==> flow/design.v <==
module reflex_core (
    input wire clk,                   
    input wire rst_n,                 
    input wire signed [15:0] z_pos,   
    input wire signed [15:0] z_vel,   
    input wire signed [15:0] kp_gain,
    input wire signed [15:0] kd_gain,
    input wire signed [15:0] vel_threshold,  
    output reg signed [15:0] u_out,   
    output reg guardian_active        
);
    reg signed [31:0] p_term;
    reg signed [31:0] d_term;
    reg signed [31:0] raw_sum;
    localparam signed [15:0] MAX_OUT = 16'd2000;   
    localparam signed [15:0] MIN_OUT = -16'd2000;  
    always @(posedge clk or negedge rst_n) begin
        if (!rst_n) begin
            u_out <= 16'd0;
            guardian_active <= 1'b0;
            p_term <= 32'd0;
            d_term <= 32'd0;
        end else begin
            if (($signed(z_vel) > $signed(vel_threshold)) || 
                ($signed(z_vel) < -$signed(vel_threshold))) begin
                guardian_active <= 1'b1;
                d_term <= z_vel * (kd_gain <<< 1); 
            end else begin
                guardian_active <= 1'b0;
                d_term <= z_vel * kd_gain;
            end
            p_term <= z_pos * kp_gain;  
            raw_sum = -(p_term + d_term); 
            if (raw_sum > MAX_OUT) 
                u_out <= MAX_OUT;
            else if (raw_sum < MIN_OUT) 
                u_out <= MIN_OUT;
            else
                u_out <= raw_sum[15:0];  
        end
    end
endmodule
Ticket comment

-- Reports on reflex_core
Tool output for the design above before and after an edit, in the order of the flow.
"unedited" refers to lines of the RTL above, "edited" to lines of the edited file.
"difference" is "edited" less "unedited", of the values as shown; "rel. change" is that difference over "unedited", in percent.
Operators carry their Yosys type and port widths (W data, S select, Z words).
Library cell names are shortened.
The mark -- stands for no value.
- top: reflex_core
- clock: clk
- library: sky130hd
- library corner: tt_025C_1v80

-- Edit of the RTL
The edit as a unified diff against the file above.
This change comes from a script, not from a designer. No optimisation was intended, and the edited design may behave differently.
begin of diff
@@ -5,5 +5,5 @@
     input wire signed [15:0] z_vel,   
     input wire signed [15:0] kp_gain,
-    input wire signed [15:0] kd_gain,
+    input wire signed [11:0] kd_gain,
     input wire signed [15:0] vel_threshold,  
     output reg signed [15:0] u_out,   
end of diff

-- Elaborated design
Counts by Yosys on the flattened word-level netlist (proc, flatten, opt, wreduce; memories kept). Register bits leave out memories and registers merged into their read ports (data or address); mux counts leave out enables and synchronous resets folded into registers. Print and check cells are left out.
- operators by class (what ; unedited ; edited ; difference ; rel. change (%)):
    add/sub/neg operators ; 3 ; 3 ; 0 ; 0.00
    $mul ; 3 ; 3 ; 0 ; 0.00
    order comparisons ; 4 ; 4 ; 0 ; 0.00
    mux-type cells ; 4 ; 4 ; 0 ; 0.00
    reductions and logical operators ; 1 ; 1 ; 0 ; 0.00
- operators with widths (operator ; unedited ; edited ; difference ; rel. change (%)):
    $mul A16 B12 Y28 ; 0 ; 2 ; +2 ; --
    $mul A16 B16 Y32 ; 2 ; 1 ; -1 ; -50.00
    $mul A16 B16 Y31 ; 1 ; 0 ; -1 ; -100.00
Unchanged operator kinds not shown: 11.
- bit counts (what ; unedited ; edited ; difference ; rel. change (%)):
    bits in registers ; 81 ; 81 ; 0 ; 0.00
    bits of input ports ; 82 ; 78 ; -4 ; -4.88
    output and inout port bits ; 17 ; 17 ; 0 ; 0.00
    cells after elaboration ; 19 ; 19 ; 0 ; 0.00

-- Longest topological paths
Depth = most cells in a row (Yosys ltp): at word level without a register or memory, in the mapped netlist without a sequential cell, where the memories' decode and read muxes count.
- logic depth (what ; unedited ; edited ; difference ; rel. change (%)):
    depth in word-level cells ; 5 ; 5 ; 0 ; 0.00
    ABC_AREA ; 0 ; 0 ; -- ; --
    gate-level depth with buffers ; 25 ; 24 ; -1 ; -4.00
    depth with buffers taken out ; 24 ; 23 ; -1 ; -4.17

-- Synthesis result
Source: synth_stat.txt of the flow (Yosys; design flattened, memories mapped). It holds for the ABC_AREA given above (unset counts as 0); a run with the other value may have another netlist.
- mapped netlist (what ; unedited ; edited ; difference ; rel. change (%)):
    standard cells after synthesis ; 2869 ; 2536 ; -333 ; -11.61
    mapped area (um^2) ; 25879.8 ; 22691.8 ; -3188.0 ; -12.32
    flip-flops ; 81 ; 78 ; -3 ; -3.70
    buffers ; 81 ; 74 ; -7 ; -8.64
- cells by type (type ; unedited ; edited ; difference ; rel. change (%)):
    inv_1 ; 698 ; 608 ; -90 ; -12.89
    fa_1 ; 525 ; 441 ; -84 ; -16.00
    and2_1 ; 236 ; 181 ; -55 ; -23.31
    ha_1 ; 257 ; 234 ; -23 ; -8.95
    nand2_1 ; 321 ; 300 ; -21 ; -6.54
    nor2_1 ; 87 ; 72 ; -15 ; -17.24
    o21a_1 ; 23 ; 10 ; -13 ; -56.52
    nand3_1 ; 23 ; 35 ; +12 ; +52.17
    o211ai_1 ; 14 ; 2 ; -12 ; -85.71
    o21ai_1 ; 10 ; 0 ; -10 ; -100.00
    nand4_1 ; 15 ; 23 ; +8 ; +53.33
    xnor2_1 ; 76 ; 83 ; +7 ; +9.21
    a21o_1 ; 37 ; 30 ; -7 ; -18.92
    mux2_2 ; 12 ; 19 ; +7 ; +58.33
    nand2b_1 ; 25 ; 19 ; -6 ; -24.00
    clkbuf_1 ; 74 ; 69 ; -5 ; -6.76
    o31ai_1 ; 10 ; 5 ; -5 ; -50.00
    a221oi_1 ; 5 ; 1 ; -4 ; -80.00
Unchanged cell types not shown: 13.
The list need not be complete.

-- Timing after synthesis
Path of least setup slack by OpenSTA after synthesis, without wires, with an ideal clock, recovery checks aside; 20% of the period is set as input and as output delay. Where synthesis merged equal registers, the netlist keeps one of their names.
- timing after synthesis (what ; unedited ; edited ; difference ; rel. change (%)):
    path type ; input-to-reg ; input-to-reg ; -- ; --
    start point ; in z_vel[15] ; in z_pos[15] ; -- ; --
    end point ; reg d_term[30] ; reg p_term[30] ; -- ; --
    clock period (ns) ; 8.0 ; 8.0 ; 0.0 ; 0.00
    input delay (ns) ; 1.600 ; 1.600 ; 0.000 ; 0.00
    setup time (ns) ; 0.125 ; 0.079 ; -0.046 ; --
    launch time at the first pin (ns) ; 1.600 ; 1.600 ; 0.000 ; 0.00
    arrival (ns) ; 7.469 ; 6.977 ; -0.492 ; -6.59
    slack (ns) ; 0.406 ; 0.944 ; +0.538 ; --
    path delay (ns) ; 5.994 ; 5.456 ; -0.538 ; -8.98
    stages on the path ; 22 ; 20 ; -2 ; -9.09
    buffers on the path ; 2 ; 1 ; -1 ; -50.00
    synthesis period reached (ns) ; 7.594 ; 7.056 ; -0.538 ; -7.08
"path delay" = arrival - input delay + setup time.
"stages on the path": output pins that drive a net of the path, with the launching flip-flop's if there is one; two outputs of one cell count as two.
"synthesis period reached" is the clock period less the worst setup slack; recovery checks do not enter. This is arithmetic on one report: input and output delays are still those of the set period (20% each).
The rows between start and end are the longest chain of elaborated cells between them; the timing report does not say that the signal goes this way. Where chains are equally long, one stands for them.
Each line given opens the expression or statement behind the cell; cells for indexed reads and writes are added by Yosys, which also makes memories of some case tables.
At most two assigning lines are given for a register; there are more.
Between the ends, after synthesis, unedited:
- cells stage by stage: clkbuf_1 -> nand2_1 -> inv_1 -> fa_1 -> fa_1 -> fa_1 -> fa_1 -> fa_1 -> inv_1 -> fa_1 -> inv_1 -> ha_1 -> clkbuf_1 -> and3_1 -> nand3_1 -> inv_1 -> o211ai_1 -> a311oi_1 -> a21o_1 -> a21oi_1 -> xnor2_1 -> mux2_2
- cells in the longest elaborated chain: 3
- elaborated cells between the ends (all ways) at 6
- RTL lines with such cells at 4
- those cells by class: 2 x mul; 2 x compare; 1 x mux; 1 x reduce/logical
- ends and longest elaborated chain, after synthesis, unedited (what ; line ; source):
    start: declaration ; 5 ; input wire signed [15:0] z_vel,
    $gt A16 B16 Y1 ; 24 ; if (($signed(z_vel) > $signed(vel_threshold)) ||
    $logic_or A1 B1 Y1 ; 24 ;
    $mux W32 ; 24 ;
    end: assignment ; 27 ; d_term <= z_vel * (kd_gain <<< 1);
    end: assignment ; 30 ; d_term <= z_vel * kd_gain;
    end: declaration ; 13 ; reg signed [31:0] d_term;
Between the ends, after synthesis, edited:
- cells stage by stage: clkbuf_1 -> nand2_1 -> inv_1 -> fa_1 -> fa_1 -> fa_1 -> fa_1 -> fa_1 -> inv_1 -> fa_1 -> inv_1 -> ha_1 -> nand4_1 -> or3_1 -> a31oi_1 -> nor3_1 -> o31ai_1 -> nand4_1 -> nand2_1 -> xor2_1
- cells in the longest elaborated chain: 1
- elaborated cells between the ends (all ways) at 1
- RTL lines with such cells at 1
- those cells by class: 1 x mul
- ends and longest elaborated chain, after synthesis, edited (what ; line ; source):
    start: declaration ; 4 ; input wire signed [15:0] z_pos,
    $mul A16 B16 Y32 ; 32 ; p_term <= z_pos * kp_gain;
    end: assignment ; 21 ; p_term <= 32'd0;
    end: assignment ; 32 ;
    end: declaration ; 12 ; reg signed [31:0] p_term;

-- Worst path after layout
From the final timing report of the runs of pair 1: the path of least setup slack in the routed layout; clock arrival at registers is part of the times.
- timing after layout (what ; unedited ; edited ; difference ; rel. change (%)):
    path type ; input-to-reg ; input-to-reg ; -- ; --
    start point ; in kd_gain[14] ; in z_pos[8] ; -- ; --
    end point ; reg d_term[25] ; reg p_term[29] ; -- ; --
    clock period (ns) ; 7.78 ; 7.78 ; 0.00 ; 0.00
    input delay (ns) ; 1.56 ; 1.56 ; 0.00 ; 0.00
    setup time (ns) ; 0.13 ; 0.07 ; -0.06 ; --
    launch time at the first pin (ns) ; 1.56 ; 1.56 ; 0.00 ; 0.00
    arrival (ns) ; 7.82 ; 7.77 ; -0.05 ; -0.64
    slack (ns) ; 0.19 ; 0.27 ; +0.08 ; --
    stages on the path ; 20 ; 22 ; +2 ; +10.00
    buffers on the path ; 2 ; 1 ; -1 ; -50.00
The rows between start and end are the longest chain of elaborated cells between them; the timing report does not say that the signal goes this way. Where chains are equally long, one stands for them.
At most two assigning lines are given for a register; there are more.
Between the ends, after layout, unedited:
- cells stage by stage: clkdlybuf4s50_1 -> buf_4 -> and2_1 -> fa_1 -> fa_1 -> fa_1 -> fa_1 -> fa_1 -> inv_1 -> fa_1 -> inv_1 -> ha_1 -> nor3_1 -> nor2_1 -> and3_1 -> o31a_1 -> or4_1 -> a31oi_1 -> xor2_1 -> o21ai_0
- cells in the longest elaborated chain: 2
- elaborated cells between the ends (all ways) at 3
- RTL lines with such cells at 3
- those cells by class: 2 x mul; 1 x mux
- ends and longest elaborated chain, after layout, unedited (what ; line ; source):
    start: declaration ; 7 ; input wire signed [15:0] kd_gain,
    $mul A16 B16 Y32 ; 30 ; d_term <= z_vel * kd_gain;
    $mux W32 ; 24 ; if (($signed(z_vel) > $signed(vel_threshold)) ||
    end: assignment ; 27 ; d_term <= z_vel * (kd_gain <<< 1);
    end: assignment ; 30 ;
    end: declaration ; 13 ; reg signed [31:0] d_term;
Between the ends, after layout, edited:
- cells stage by stage: clkdlybuf4s50_1 -> and2_1 -> fa_1 -> inv_1 -> fa_1 -> fa_1 -> inv_1 -> fa_1 -> fa_1 -> inv_1 -> fa_1 -> inv_1 -> ha_1 -> a21o_1 -> a21o_1 -> a21oi_1 -> o311ai_0 -> o2111ai_1 -> a31oi_1 -> a21o_1 -> a21oi_1 -> xnor2_1
- cells in the longest elaborated chain: 1
- elaborated cells between the ends (all ways) at 1
- RTL lines with such cells at 1
- those cells by class: 1 x mul
- ends and longest elaborated chain, after layout, edited (what ; line ; source):
    start: declaration ; 4 ; input wire signed [15:0] z_pos,
    $mul A16 B16 Y32 ; 32 ; p_term <= z_pos * kp_gain;
    end: assignment ; 21 ; p_term <= 32'd0;
    end: assignment ; 32 ;
    end: declaration ; 12 ; reg signed [31:0] p_term;

-- Flow runs
Both versions went through the flow (Yosys, OpenROAD) with the same settings in each pair. Constraints: input delay and output delay 20% of the set period each, output load 0.01 pF.
Flow settings, pair 1:
- noted CORE_UTILIZATION: 40
- noted period_ns: 7.78
- CAP_MARGIN: 20
- CORE_MARGIN: 2
- noted SLEW_MARGIN: 20
- measured results, pair 1 (what ; unedited ; edited ; difference ; rel. change (%)):
    synthesis area (um^2) ; 25879.8 ; 22691.8 ; -3188.0 ; -12.32
    area of the die (um^2) ; 66749.9 ; 58651.2 ; -8098.7 ; -12.13
    standard-cell area after layout (um^2) ; 30486.7 ; 25779.7 ; -4707.0 ; -15.44
    final utilization (%) ; 47.5 ; 45.8 ; -1.7 ; --
    worst setup slack after layout (ns) ; 0.186 ; 0.275 ; +0.089 ; --
    total negative slack on setup checks (ns) ; 0.000 ; 0.000 ; 0.000 ; --
    smallest hold slack (ns) ; 0.768 ; 0.768 ; 0.000 ; --
    period achieved (ns) ; 7.594 ; 7.505 ; -0.089 ; -1.17
Flow settings, pair 2:
- noted CORE_UTILIZATION: 70
- CTS_CLUSTER_DIAMETER at 272
- CTS_CLUSTER_SIZE at 54
- GPL_TIMING_DRIVEN at 1
- MAX_ROUTING_LAYER: met4
- PLACE_DENSITY_LB_ADDON at 0.29
- SETUP_SLACK_MARGIN: 0.5
- TNS_END_PERCENT: 30
- noted period_ns: 9.18
- CAP_MARGIN: 20
- CORE_MARGIN: 2
- noted SLEW_MARGIN: 20
- measured results, pair 2 (what ; unedited ; edited ; difference ; rel. change (%)):
    synthesis area (um^2) ; 25879.8 ; 22691.8 ; -3188.0 ; -12.32
    area of the die (um^2) ; 38525.8 ; 33872.6 ; -4653.2 ; -12.08
    standard-cell area after layout (um^2) ; 27771.6 ; 24160.7 ; -3610.9 ; -13.00
    final utilization (%) ; 76.0 ; 76.2 ; +0.2 ; --
    worst setup slack after layout (ns) ; 0.725 ; 1.037 ; +0.312 ; --
    total negative slack on setup checks (ns) ; 0.000 ; 0.000 ; 0.000 ; --
    smallest hold slack (ns) ; 0.740 ; 0.773 ; +0.033 ; --
    period achieved (ns) ; 8.455 ; 8.143 ; -0.312 ; -3.69
"period achieved" is the run's clock period less its worst setup slack. It is reckoned from that one timing run; input and output delays stay at 20% of the period that was set.
